==> flow/design.v <==
module converter (
    input wire [15:0] fixed_in,     
    output reg [15:0] float_out     
);
    reg sign;                       
    reg [4:0] exponent;             
    reg [10:0] mantissa;            
    reg [15:0] magnitude;           
    reg [4:0] leading_one;          
    always @(*) begin
        sign = fixed_in[15];                        
        magnitude = sign ? (~fixed_in + 1) : fixed_in;  
        casez (magnitude)
            16'b1???????????????: leading_one = 5'd15;
            16'b01??????????????: leading_one = 5'd14;
            16'b001?????????????: leading_one = 5'd13;
            16'b0001????????????: leading_one = 5'd12;
            16'b00001???????????: leading_one = 5'd11;
            16'b000001??????????: leading_one = 5'd10;
            16'b0000001?????????: leading_one = 5'd9;
            16'b00000001????????: leading_one = 5'd8;
            16'b000000001???????: leading_one = 5'd7;
            16'b0000000001??????: leading_one = 5'd6;
            16'b00000000001?????: leading_one = 5'd5;
            16'b000000000001????: leading_one = 5'd4;
            16'b0000000000001???: leading_one = 5'd3;
            16'b00000000000001??: leading_one = 5'd2;
            16'b000000000000001?: leading_one = 5'd1;
            16'b0000000000000001: leading_one = 5'd0;
            default: leading_one = 5'd0;
        endcase
        if (magnitude == 16'b0) begin
            exponent = 5'd0;     
            mantissa = 10'd0;
        end else begin
            exponent = 5'd15 + leading_one;  
            mantissa = (magnitude << (15 - leading_one)) >> 5; 
        end
        float_out = {sign, exponent, mantissa[9:0]};
    end
endmodule
`timescale 1ns / 1ps
module fifo #(
    parameter DATA_WIDTH = 8,
    parameter FIFO_DEPTH = 16
) (
    input wire clk,               
    input wire write_reset,      
    input wire write_enable,
    input wire [DATA_WIDTH-1:0] write_data,
    input wire fast_clk,          
    input wire read_reset,
    input wire read_enable,
    output reg [DATA_WIDTH-1:0] read_data,
    output reg empty_flag,
    output reg full_flag
);
    localparam POINTER_WIDTH = $clog2(FIFO_DEPTH);
    reg [DATA_WIDTH-1:0] memory[FIFO_DEPTH-1:0];
    reg [POINTER_WIDTH:0] write_pointer;
    reg [POINTER_WIDTH:0] write_pointer_gray;
    reg [POINTER_WIDTH:0] read_pointer_gray_sync_w;
    reg [POINTER_WIDTH:0] read_pointer;
    reg [POINTER_WIDTH:0] read_pointer_gray;
    reg [POINTER_WIDTH:0] write_pointer_gray_sync_r;
    always @(posedge clk or posedge write_reset) begin
        if (write_reset) begin
            write_pointer <= 0;
            write_pointer_gray <= 0;
        end else if (write_enable && !full_flag) begin
            memory[write_pointer[POINTER_WIDTH-1:0]] <= write_data;
            write_pointer <= write_pointer + 1;
            write_pointer_gray <= (write_pointer + 1) ^ ((write_pointer + 1) >> 1);  
        end
    end
    always @(posedge fast_clk or posedge read_reset) begin
        if (read_reset) begin
            read_pointer <= 0;
            read_pointer_gray <= 0;
        end else if (read_enable && !empty_flag) begin
            read_data <= memory[read_pointer[POINTER_WIDTH-1:0]];
            read_pointer <= read_pointer + 1;
            read_pointer_gray <= (read_pointer + 1) ^ ((read_pointer + 1) >> 1);  
        end
    end
    always @(posedge clk) begin
        read_pointer_gray_sync_w <= read_pointer_gray;  
    end
    always @(posedge fast_clk) begin
        write_pointer_gray_sync_r <= write_pointer_gray;  
    end
    always @(*) begin
        empty_flag = (read_pointer_gray == write_pointer_gray_sync_r);
        full_flag = (write_pointer_gray == {~read_pointer_gray_sync_w[POINTER_WIDTH:POINTER_WIDTH-1], read_pointer_gray_sync_w[POINTER_WIDTH-2:0]});
    end
endmodule
module imem (
    input wire clk,                        
    input wire rst,                        
    input wire shift_enable,               
    input wire [15:0] new_value,           
    output reg [1023:0] data_out           
);
    reg [15:0] memory [0:63];
    integer i;
    always @(posedge clk or posedge rst) begin
        if (rst) begin
            for (i = 0; i < 64; i = i + 1) begin
                memory[i] <= 16'b0;
            end
        end else if (shift_enable) begin
            for (i = 63; i > 0; i = i - 1) begin
                memory[i] <= memory[i-1];
            end
            memory[0] <= new_value;
        end
    end
    always @(posedge clk or posedge rst) begin
        if (rst) begin
            data_out <= 1024'b0;
        end else begin
            for (i = 0; i < 64; i = i + 1) begin
                data_out[(i*16) +: 16] <= memory[i];
            end
        end
    end
endmodule
module multiplier (
	input wire [15:0] a,
	input wire [15:0] b,
	output reg [31:0] product
);
	always @(*) begin
    	product = a * b;   
	end
endmodule
module alu_mac (
	input wire clk,
	input wire reset,
	input wire [1023:0] d,    	 
	input wire [1023:0] cmem, 	 
	output reg [31:0] out,    	 
	output reg done           	 
);
	reg [5:0] tap_index;      	 
	reg [31:0] sum;           	 
	wire [31:0] product;      	 
	wire [15:0] d_element;    	 
	wire [15:0] cmem_element; 	 
	assign d_element = d[(tap_index * 16) +: 16];
	assign cmem_element = cmem[(tap_index * 16) +: 16];
	multiplier mult_inst (
    	.a(d_element),
    	.b(cmem_element),
    	.product(product)
	);
	always @(posedge clk or posedge reset) begin
    	if (reset) begin
        	sum <= 32'b0;            
        	tap_index <= 6'b0;      
        	out <= 32'b0;           
        	done <= 1'b0;           
    	end else begin
        	if (tap_index < 63) begin
            	sum <= sum + product;   
            	tap_index <= tap_index + 1;  
            	done <= 1'b0;          
        	end else begin
            	sum <= sum + product;   
            	out <= sum;             
            	tap_index <= 6'b0;      
            	sum <= 32'b0;           
            	done <= 1'b1;           
        	end
    	end
	end
endmodule
module control (
    input wire clk,                  
    input wire fast_clk,             
    input wire reset,                
    input wire fifo_full,            
    input wire fifo_empty,           
    input wire mac_done,             
    output reg write_enable,         
    output reg read_enable,          
    output reg shift_enable,         
    output reg start_mac,            
    output reg done                  
);
    reg reset_sync1_clk, reset_sync2_clk;
    always @(posedge clk) begin
        reset_sync1_clk <= reset;
        reset_sync2_clk <= reset_sync1_clk;
    end
    wire synced_reset_clk = reset_sync2_clk;
    reg reset_sync1_fast, reset_sync2_fast;
    always @(posedge fast_clk) begin
        reset_sync1_fast <= reset;
        reset_sync2_fast <= reset_sync1_fast;
    end
    wire synced_reset_fast = reset_sync2_fast;
    typedef enum logic [1:0] {
        WRITE_IDLE,    
        FIFO_WRITE     
    } write_state_t;
    write_state_t write_state, next_write_state;
    typedef enum logic [2:0] {
        READ_IDLE,     
        FIFO_READ,     
        IMEM_SHIFT,    
        START_MAC,     
        WAIT_DONE      
    } read_state_t;
    read_state_t read_state, next_read_state;
    always @(posedge clk or posedge synced_reset_clk) begin
        if (synced_reset_clk) begin
            write_state <= WRITE_IDLE;
        end else begin
            write_state <= next_write_state;
        end
    end
    always @(*) begin
        case (write_state)
            WRITE_IDLE: begin
                if (!fifo_full)
                    next_write_state = FIFO_WRITE;  
                else
                    next_write_state = WRITE_IDLE;
            end
            FIFO_WRITE: begin
                if (fifo_full)
                    next_write_state = WRITE_IDLE;  
                else
                    next_write_state = FIFO_WRITE;
            end
            default: next_write_state = WRITE_IDLE;
        endcase
    end
    always @(posedge clk or posedge synced_reset_clk) begin
        if (synced_reset_clk) begin
            write_enable <= 1'b0;
        end else begin
            write_enable <= (write_state == FIFO_WRITE);
        end
    end
    always @(posedge fast_clk or posedge synced_reset_fast) begin
        if (synced_reset_fast) begin
            read_state <= READ_IDLE;
        end else begin
            read_state <= next_read_state;
        end
    end
    always @(*) begin
        case (read_state)
            READ_IDLE: begin
                if (!fifo_empty)
                    next_read_state = FIFO_READ;  
                else
                    next_read_state = READ_IDLE;
            end
            FIFO_READ: begin
                next_read_state = IMEM_SHIFT;     
            end
            IMEM_SHIFT: begin
                next_read_state = START_MAC;      
            end
            START_MAC: begin
                next_read_state = WAIT_DONE;      
            end
            WAIT_DONE: begin
                if (mac_done)
                    next_read_state = READ_IDLE;  
                else
                    next_read_state = WAIT_DONE;
            end
            default: next_read_state = READ_IDLE;
        endcase
    end
    always @(posedge fast_clk or posedge synced_reset_fast) begin
        if (synced_reset_fast) begin
            read_enable <= 1'b0;
            shift_enable <= 1'b0;
            start_mac <= 1'b0;
            done <= 1'b0;
        end else begin
            read_enable <= (read_state == FIFO_READ);
            shift_enable <= (read_state == IMEM_SHIFT);
            start_mac <= (read_state == START_MAC);
            done <= (read_state == WAIT_DONE && mac_done);
        end
    end
endmodule
module datapath (
    input wire clk,                   
    input wire fast_clk,              
    input wire reset,                 
    input wire write_enable,          
    input wire read_enable,           
    input wire shift_enable,          
    input wire cen,                   
    input wire wen,                   
    input wire [5:0] addr,            
    input wire [15:0] input_data,     
    input wire [1023:0] cmem_data_in,  
    output wire [31:0] result,        
    output wire fifo_empty,           
    output wire fifo_full,            
    output wire done                  
);
    wire [15:0] fifo_out;             
    wire [15:0] float_data;           
    wire [1023:0] imem_data;          
    wire [1023:0] cmem_flat_data;     
    wire [31:0] alu_out;              
    wire mac_done;                    
    fifo #(
        .DATA_WIDTH(16),
        .FIFO_DEPTH(64)
    ) fifo_inst (
        .clk(clk),
        .write_reset(reset),
        .write_enable(write_enable),
        .write_data(input_data),
        .fast_clk(fast_clk),
        .read_reset(reset),
        .read_enable(read_enable),
        .read_data(fifo_out),
        .empty_flag(fifo_empty),
        .full_flag(fifo_full)
    );
    converter converter_inst (
        .fixed_in(fifo_out),        
        .float_out(float_data)      
    );
    imem imem_inst (
        .clk(clk),
        .rst(reset),
        .shift_enable(shift_enable),
        .new_value(float_data),     
        .data_out(imem_data)
    );
    assign cmem_flat_data = cmem_data_in;
    alu_mac alu_mac_inst (
        .clk(fast_clk),
        .reset(reset),
        .d(imem_data),               
        .cmem(cmem_flat_data),       
        .out(alu_out),
        .done(mac_done)
    );
    assign result = alu_out;
    assign done = mac_done;
endmodule
module top_module (
    input wire clk,                 
    input wire reset,               
    input wire [15:0] input_data,   
    input wire [1023:0] cmem_data_in,  
    output wire [31:0] result,      
    output wire done                
);
    wire write_enable;      
    wire read_enable;       
    wire shift_enable;      
    wire fifo_empty;        
    wire fifo_full;         
    wire mac_done;          
    control control_inst (
        .clk(clk),
        .fast_clk(clk),
        .reset(reset),
        .fifo_full(fifo_full),
        .fifo_empty(fifo_empty),
        .mac_done(mac_done),
        .write_enable(write_enable),
        .read_enable(read_enable),
        .shift_enable(shift_enable),
        .done(done)
    );
    datapath datapath_inst (
        .clk(clk),
        .fast_clk(clk),
        .reset(reset),
        .write_enable(write_enable),
        .read_enable(read_enable),
        .shift_enable(shift_enable),
        .input_data(input_data),
        .cmem_data_in(cmem_data_in),
        .result(result),
        .fifo_empty(fifo_empty),
        .fifo_full(fifo_full),
        .done(mac_done)
    );
endmodule
==> reports on top_module <==
* Reports on top_module
Tool output for the design above before and after an edit, in the order of the flow.
"before" refers to lines of the RTL above, "after" to lines of the edited file.
"difference": "after" minus "before" as printed here.
Operators: Yosys type, input widths -> output width; for muxes data width and select width s.
Not given: n/a
- Top :: top_module
- Clock input :: clk
- Library :: sky130hd
- Library corner :: tt_025C_1v80

* Edit of the RTL
The edit as a unified diff against the file above.
The edit is scripted, without regard to the design's behaviour, which it may alter; it was not made to optimise anything.
#+begin_src diff
@@ -87,7 +87,5 @@
         read_pointer_gray_sync_w <= read_pointer_gray;  
     end
-    always @(posedge fast_clk) begin
-        write_pointer_gray_sync_r <= write_pointer_gray;  
-    end
+    always @(*) write_pointer_gray_sync_r = write_pointer_gray;
     always @(*) begin
         empty_flag = (read_pointer_gray == write_pointer_gray_sync_r);
#+end_src

* Word-level counts
Yosys after proc, flatten, opt, wreduce and memory -nomap, before mapping. Print and check cells are not counted. Equal cells are merged and count once.
** Word-level totals
- bits in registers :: before 3212, after 3205, difference -7
- input port bits :: before 1042, after 1042, difference 0
- output and inout bits :: before 33, after 33, difference 0
** Cells by class
- add/sub/neg operators :: before 7, after 7, difference 0
- $mul :: before 1, after 1, difference 0
- magnitude comparators :: before 1, after 1, difference 0
- equality and inequality tests :: before 147, after 147, difference 0
- shift operators :: before 3, after 3, difference 0
- mux-type cells :: before 13, after 13, difference 0
- bitwise operators :: before 5, after 5, difference 0
- reductions and logical operators :: before 76, after 76, difference 0
** Operators by type and width
- $eq 6x6->1 const B :: before 64, after 64, difference 0
- $reduce_and 3->1 :: before 64, after 64, difference 0
- $eq 6x5->1 const B :: before 32, after 32, difference 0
- $eq 6x4->1 const B :: before 16, after 16, difference 0
- $eq 6x3->1 const B :: before 8, after 8, difference 0
- $eq 6x2->1 const B :: before 4, after 4, difference 0
- $eq 6x1->1 const B :: before 3, after 3, difference 0
- $logic_and 1x1->1 :: before 3, after 3, difference 0
- $mux 1 :: before 3, after 3, difference 0
- $add 7x1->8 const B :: before 2, after 2, difference 0
- $eq 2x1->1 const B :: before 2, after 2, difference 0
- $eq 3x1->1 const B :: before 2, after 2, difference 0
- $eq 3x2->1 const B :: before 2, after 2, difference 0
- $eq 7x7->1 :: before 2, after 2, difference 0
- $logic_not 1->1 :: before 2, after 2, difference 0
- $logic_not 6->1 :: before 2, after 2, difference 0
- $shiftx 1024x11->16 :: before 2, after 2, difference 0
- $xor 7x7->7 :: before 2, after 2, difference 0
- $add 16x1->16 const B :: before 1, after 1, difference 0
- $add 32x32->32 :: before 1, after 1, difference 0
- $add 4x5->5 const A :: before 1, after 1, difference 0
- $add 6x1->6 const B :: before 1, after 1, difference 0
- $eq 10x1->1 const B :: before 1, after 1, difference 0
- $eq 11x1->1 const B :: before 1, after 1, difference 0
- $eq 12x1->1 const B :: before 1, after 1, difference 0
- $eq 13x1->1 const B :: before 1, after 1, difference 0
- $eq 14x1->1 const B :: before 1, after 1, difference 0
- $eq 15x1->1 const B :: before 1, after 1, difference 0
Not every row of either side is listed.

* Logic depth
Depth = most cells in a row (Yosys ltp): at word level without a register or memory, in the mapped netlist without a sequential cell, where the memories' decode and read muxes count.
** Depth
- depth after elaboration :: before 8, after 8, difference 0
- ABC_AREA :: before 0, after 0
- gate-level depth with buffers :: before 35, after 33, difference -2
- mapped depth without buffers :: before 29, after 28, difference -1

* Mapped cells and area
Source: synth_stat.txt of the flow (Yosys; design flattened, memories mapped). It holds for the ABC_AREA given above (unset counts as 0); a run with the other value may have another netlist.
** Cells by type
- sky130_fd_sc_hd__nand2_1 :: before 215, after 285, difference +70
- sky130_fd_sc_hd__nor2_1 :: before 291, after 242, difference -49
- sky130_fd_sc_hd__mux2_2 :: before 1058, after 1019, difference -39
- sky130_fd_sc_hd__o21ai_0 :: before 53, after 87, difference +34
- sky130_fd_sc_hd__a21oi_1 :: before 66, after 85, difference +19
- sky130_fd_sc_hd__buf_1 :: before 78, after 60, difference -18
- sky130_fd_sc_hd__and2_1 :: before 19, after 34, difference +15
- sky130_fd_sc_hd__buf_2 :: before 19, after 31, difference +12
- sky130_fd_sc_hd__nand2b_1 :: before 33, after 23, difference -10
- sky130_fd_sc_hd__nor3_1 :: before 23, after 32, difference +9
- sky130_fd_sc_hd__a31oi_1 :: before 8, after 17, difference +9
- sky130_fd_sc_hd__inv_1 :: before 392, after 399, difference +7
- sky130_fd_sc_hd__a221oi_1 :: before 147, after 154, difference +7
- sky130_fd_sc_hd__xnor2_1 :: before 43, after 50, difference +7
- sky130_fd_sc_hd__dfxtp_1 :: before 16, after 9, difference -7
- sky130_fd_sc_hd__nor4_1 :: before 24, after 30, difference +6
- sky130_fd_sc_hd__o21ai_1 :: before 11, after 5, difference -6
- sky130_fd_sc_hd__nand4_1 :: before 69, after 74, difference +5
Not every row of either side is listed.
** Mapped netlist
- cells in the netlist :: before 7802, after 7860, difference +58
- cell area after synthesis (um2) :: before 132185.5, after 132056.7, difference -128.8
- flip-flop cells :: before 3211, after 3204, difference -7
- buffers :: before 432, after 430, difference -2
By module: a second synthesis without flattening, with its own total; a netlist apart from the flattened one above.
** Second synthesis, totals
- cell total of the unflattened synthesis :: before 8286, after 8324, difference +38
- area total of the unflattened synthesis (um2) :: before 135329.8, after 135339.8, difference +10.0
Rows give one instance, submodules left out.
** By module, before
- imem :: times used 1, cells 3187, area 63611.0 um2, seq. area 51249.2 um2
- fifo :: times used 1, cells 2446, area 41121.9 um2, seq. area 32210.9 um2
- alu_mac :: times used 1, cells 1436, area 20189.4 um2, seq. area 1776.7 um2
- multiplier :: times used 1, cells 995, area 8598.2 um2, seq. area 0.0 um2
- converter :: times used 1, cells 201, area 1457.6 um2, seq. area 0.0 um2
- control :: times used 1, cells 21, area 351.6 um2, seq. area 306.5 um2
- datapath :: times used 1, cells 0, area 0.0 um2, seq. area 0.0 um2
- top_module :: times used 1, cells 0, area 0.0 um2, seq. area 0.0 um2
** By module, after
- imem :: times used 1, cells 3187, area 63611.0 um2, seq. area 51249.2 um2
- fifo :: times used 1, cells 2484, area 41131.9 um2, seq. area 32070.8 um2
- alu_mac :: times used 1, cells 1436, area 20189.4 um2, seq. area 1776.7 um2
- multiplier :: times used 1, cells 995, area 8598.2 um2, seq. area 0.0 um2
- converter :: times used 1, cells 201, area 1457.6 um2, seq. area 0.0 um2
- control :: times used 1, cells 21, area 351.6 um2, seq. area 306.5 um2
- datapath :: times used 1, cells 0, area 0.0 um2, seq. area 0.0 um2
- top_module :: times used 1, cells 0, area 0.0 um2, seq. area 0.0 um2

* Path before layout
OpenSTA on the mapped netlist: ideal clock, no wires. The path of least setup slack (recovery checks aside). Input and output delay are each 20% of the period. Register names are those of the netlist, which keeps one name where synthesis merged equal registers.
** Timing after synthesis
- path kind :: before input to register, after input to register
- start :: before input reset, after input reset
- end :: before register datapath_inst.fifo_inst.memory[31][0], after register datapath_inst.fifo_inst.memory[31][0]
- clock period (ps) :: before 12000, after 12000, difference 0
- input delay (ps) :: before 2400, after 2400, difference 0
- launch time at the first pin (ps) :: before 2400, after 2400, difference 0
- arrival time (ps) :: before 54163, after 54163, difference 0
- data required time (ps) :: before 11580, after 11580, difference 0
- path slack (ps) :: before -42583, after -42583, difference 0
- delay of the path (ps) :: before 52183, after 52183, difference 0
- stages :: before 3, after 3, difference 0
- synthesis period reached (ps) :: before 54583, after 54583, difference 0
"delay of the path" is the arrival time less input delay plus setup time.
"stages" counts driving pins, that of a launching flip-flop among them; a cell with two outputs on the path counts twice.
"synthesis period reached" = period - worst setup slack (recovery checks aside). The figure is calculated, with input and output delays left at 20% of the set period.
The rows between start and end are the longest chain of elaborated cells between them; the timing report does not say that the signal goes this way. Where chains are equally long, one stands for them.
A line is the first line of the expression or statement that the cell stems from. Yosys adds cells for indexed reads and writes and turns some case tables into memories.
Lines with a computed index may be missing from the assigning lines.
Between the ends, after synthesis, before:
- Cells stage by stage :: sky130_fd_sc_hd__inv_1 sky130_fd_sc_hd__nand2_1 sky130_fd_sc_hd__nor2_1
- Length of the longest elaborated chain :: 2
** RTL lines, path after synthesis, before
- from (decl) :: RTL line 357 : input wire reset,
- $not 1->1
- $reduce_and 3->1
- to (decl) :: RTL line 59 : reg [DATA_WIDTH-1:0] memory[FIFO_DEPTH-1:0];
Between the ends, after synthesis, after:
- Cells stage by stage :: sky130_fd_sc_hd__inv_1 sky130_fd_sc_hd__nand2_1 sky130_fd_sc_hd__nor2_1
- Length of the longest elaborated chain :: 2
** RTL lines, path after synthesis, after
- from (decl) :: RTL line 355 : input wire reset,
- $not 1->1
- $reduce_and 3->1
- to (decl) :: RTL line 59 : reg [DATA_WIDTH-1:0] memory[FIFO_DEPTH-1:0];

* Worst path after layout
Path of least setup slack in the final report of each run of pair 1 (OpenROAD, finished layout, wires in). Where an end is a register, its clock arrival counts in the times.
The path's times are printed in steps of 10 ps; the period is the one set.
** Timing post-layout
- path kind :: before register to register, after input to register
- start :: before register datapath_inst.alu_mac_inst.tap_index[0], after input cmem_data_in[84]
- end :: before register datapath_inst.alu_mac_inst.sum[30], after register datapath_inst.alu_mac_inst.sum[30]
- clock period (ps) :: before 10700, after 10700, difference 0
- input delay (ps) :: after 2140
- launch time at the first pin (ps) :: before 860, after 2140, difference +1280
- arrival time (ps) :: before 10580, after 11150, difference +570
- data required time (ps) :: before 11470, after 11450, difference -20
- path slack (ps) :: before 880, after 310, difference -570
- stages :: before 30, after 28, difference -2
The rows between start and end are the longest chain of elaborated cells between them; the timing report does not say that the signal goes this way. Where chains are equally long, one stands for them.
At most two assigning lines are given for a register; there are more.
Between the ends, post-layout, before:
- Cells stage by stage :: sky130_fd_sc_hd__dfrtp_4 sky130_fd_sc_hd__buf_12 sky130_fd_sc_hd__buf_12 sky130_fd_sc_hd__mux4_2 sky130_fd_sc_hd__mux4_2 sky130_fd_sc_hd__mux2_2 sky130_fd_sc_hd__o21ai_2 sky130_fd_sc_hd__buf_4 sky130_fd_sc_hd__nor2_1 sky130_fd_sc_hd__fa_1 sky130_fd_sc_hd__inv_1 sky130_fd_sc_hd__fa_1 sky130_fd_sc_hd__fa_1 sky130_fd_sc_hd__inv_1 sky130_fd_sc_hd__fa_1 sky130_fd_sc_hd__fa_1 sky130_fd_sc_hd__inv_1 sky130_fd_sc_hd__fa_1 sky130_fd_sc_hd__inv_1 sky130_fd_sc_hd__ha_1 sky130_fd_sc_hd__nand4_1 sky130_fd_sc_hd__o41ai_1 sky130_fd_sc_hd__o2111ai_1 sky130_fd_sc_hd__buf_4 sky130_fd_sc_hd__a311oi_1 sky130_fd_sc_hd__buf_4 sky130_fd_sc_hd__o211ai_1 sky130_fd_sc_hd__a21oi_1 sky130_fd_sc_hd__o21ai_0 sky130_fd_sc_hd__and3b_1
- Length of the longest elaborated chain :: 4
** RTL lines, path post-layout, before
- from (decl) :: RTL line 145 : reg [5:0] tap_index;
- from (assign) :: RTL line 160 : tap_index <= 6'b0;
- from (assign) :: RTL line 166 : tap_index <= tap_index + 1;
- $shiftx 1024x11->16 :: RTL line 150 : assign d_element = d[(tap_index * 16) +: 16];
- $mul 16x16->32 :: RTL line 134
- $add 32x32->32 :: RTL line 165
- $mux 32 :: RTL line 164 : if (tap_index < 63) begin
- to (assign) :: RTL line 165
- to (assign) :: RTL line 169
- to (decl) :: RTL line 146 : reg [31:0] sum;
Between the ends, post-layout, after:
- Cells stage by stage :: sky130_fd_sc_hd__clkdlybuf4s50_1 sky130_fd_sc_hd__mux4_2 sky130_fd_sc_hd__mux4_2 sky130_fd_sc_hd__mux2_2 sky130_fd_sc_hd__o21ai_2 sky130_fd_sc_hd__buf_4 sky130_fd_sc_hd__nor2_1 sky130_fd_sc_hd__fa_1 sky130_fd_sc_hd__inv_1 sky130_fd_sc_hd__fa_1 sky130_fd_sc_hd__fa_1 sky130_fd_sc_hd__fa_1 sky130_fd_sc_hd__inv_1 sky130_fd_sc_hd__fa_1 sky130_fd_sc_hd__inv_1 sky130_fd_sc_hd__fa_1 sky130_fd_sc_hd__inv_1 sky130_fd_sc_hd__ha_1 sky130_fd_sc_hd__a21o_1 sky130_fd_sc_hd__a21o_1 sky130_fd_sc_hd__a2111oi_0 sky130_fd_sc_hd__a21bo_2 sky130_fd_sc_hd__and3_1 sky130_fd_sc_hd__o311ai_0 sky130_fd_sc_hd__buf_4 sky130_fd_sc_hd__a211o_1 sky130_fd_sc_hd__o21ai_0 sky130_fd_sc_hd__mux2i_1
- Length of the longest elaborated chain :: 4
** RTL lines, path post-layout, after
- from (decl) :: RTL line 357 : input wire [1023:0] cmem_data_in,
- $shiftx 1024x11->16 :: RTL line 149 : assign cmem_element = cmem[(tap_index * 16) +: 16];
- $mul 16x16->32 :: RTL line 132
- $add 32x32->32 :: RTL line 163
- $mux 32 :: RTL line 162 : if (tap_index < 63) begin
- to (assign) :: RTL line 163
- to (assign) :: RTL line 167
- to (decl) :: RTL line 144 : reg [31:0] sum;

* Flow runs
Runs of the flow (Yosys, OpenROAD) on both versions; the two runs of a pair have the same settings. The constraints put input and output delay at 20% of the set period each and load the outputs with 0.01 pF.
Flow settings, pair 1:
- CORE_UTILIZATION :: 40
- PLACE_DENSITY :: 0.6
- period_ns :: 10.7
- CAP_MARGIN :: 20
- CORE_MARGIN :: 2
- SLEW_MARGIN :: 20
** Measured results, pair 1
- area of the synthesized netlist (um2) :: before 132185.5, after 132056.7, difference -128.8
- die footprint (um2) :: before 335079.0, after 334755.0, difference -324.0
- utilization (%) :: before 49.0, after 49.2, difference +0.2
- setup slack of the critical path (ps) :: before 884, after 307, difference -577
- total negative slack on setup checks (ps) :: before 0, after 0, difference 0
- overall power (W) :: before 0.026239, after 0.025922, difference -0.000317
- achieved period (ps) :: before 9816, after 10393, difference +577
Flow settings, pair 2:
- ABC_AREA :: 1
- CORE_UTILIZATION :: 51
- CTS_CLUSTER_DIAMETER :: 346
- CTS_CLUSTER_SIZE :: 48
- GPL_ROUTABILITY_DRIVEN :: 1
- PLACE_DENSITY_LB_ADDON :: 0.24
- SETUP_SLACK_MARGIN :: 0.99
- period_ns :: 8.68
- CAP_MARGIN :: 20
- CORE_MARGIN :: 2
- SLEW_MARGIN :: 20
** Measured results, pair 2
- area of the synthesized netlist (um2) :: before 135711.4, after 135481.2, difference -230.2
- die footprint (um2) :: before 270244.0, after 269787.0, difference -457.0
- utilization (%) :: before 60.7, after 60.7, difference 0.0
- setup slack of the critical path (ps) :: before 798, after 741, difference -57
- total negative slack on setup checks (ps) :: before 0, after 0, difference 0
- overall power (W) :: before 0.022837, after 0.022792, difference -0.000045
- achieved period (ps) :: before 7882, after 7939, difference +57
"achieved period" = clock period - worst setup slack. The figure is calculated, with input and output delays left at 20% of the set period.
"overall power" rests on the timing tool's default activity at the inputs, not on a simulated workload.
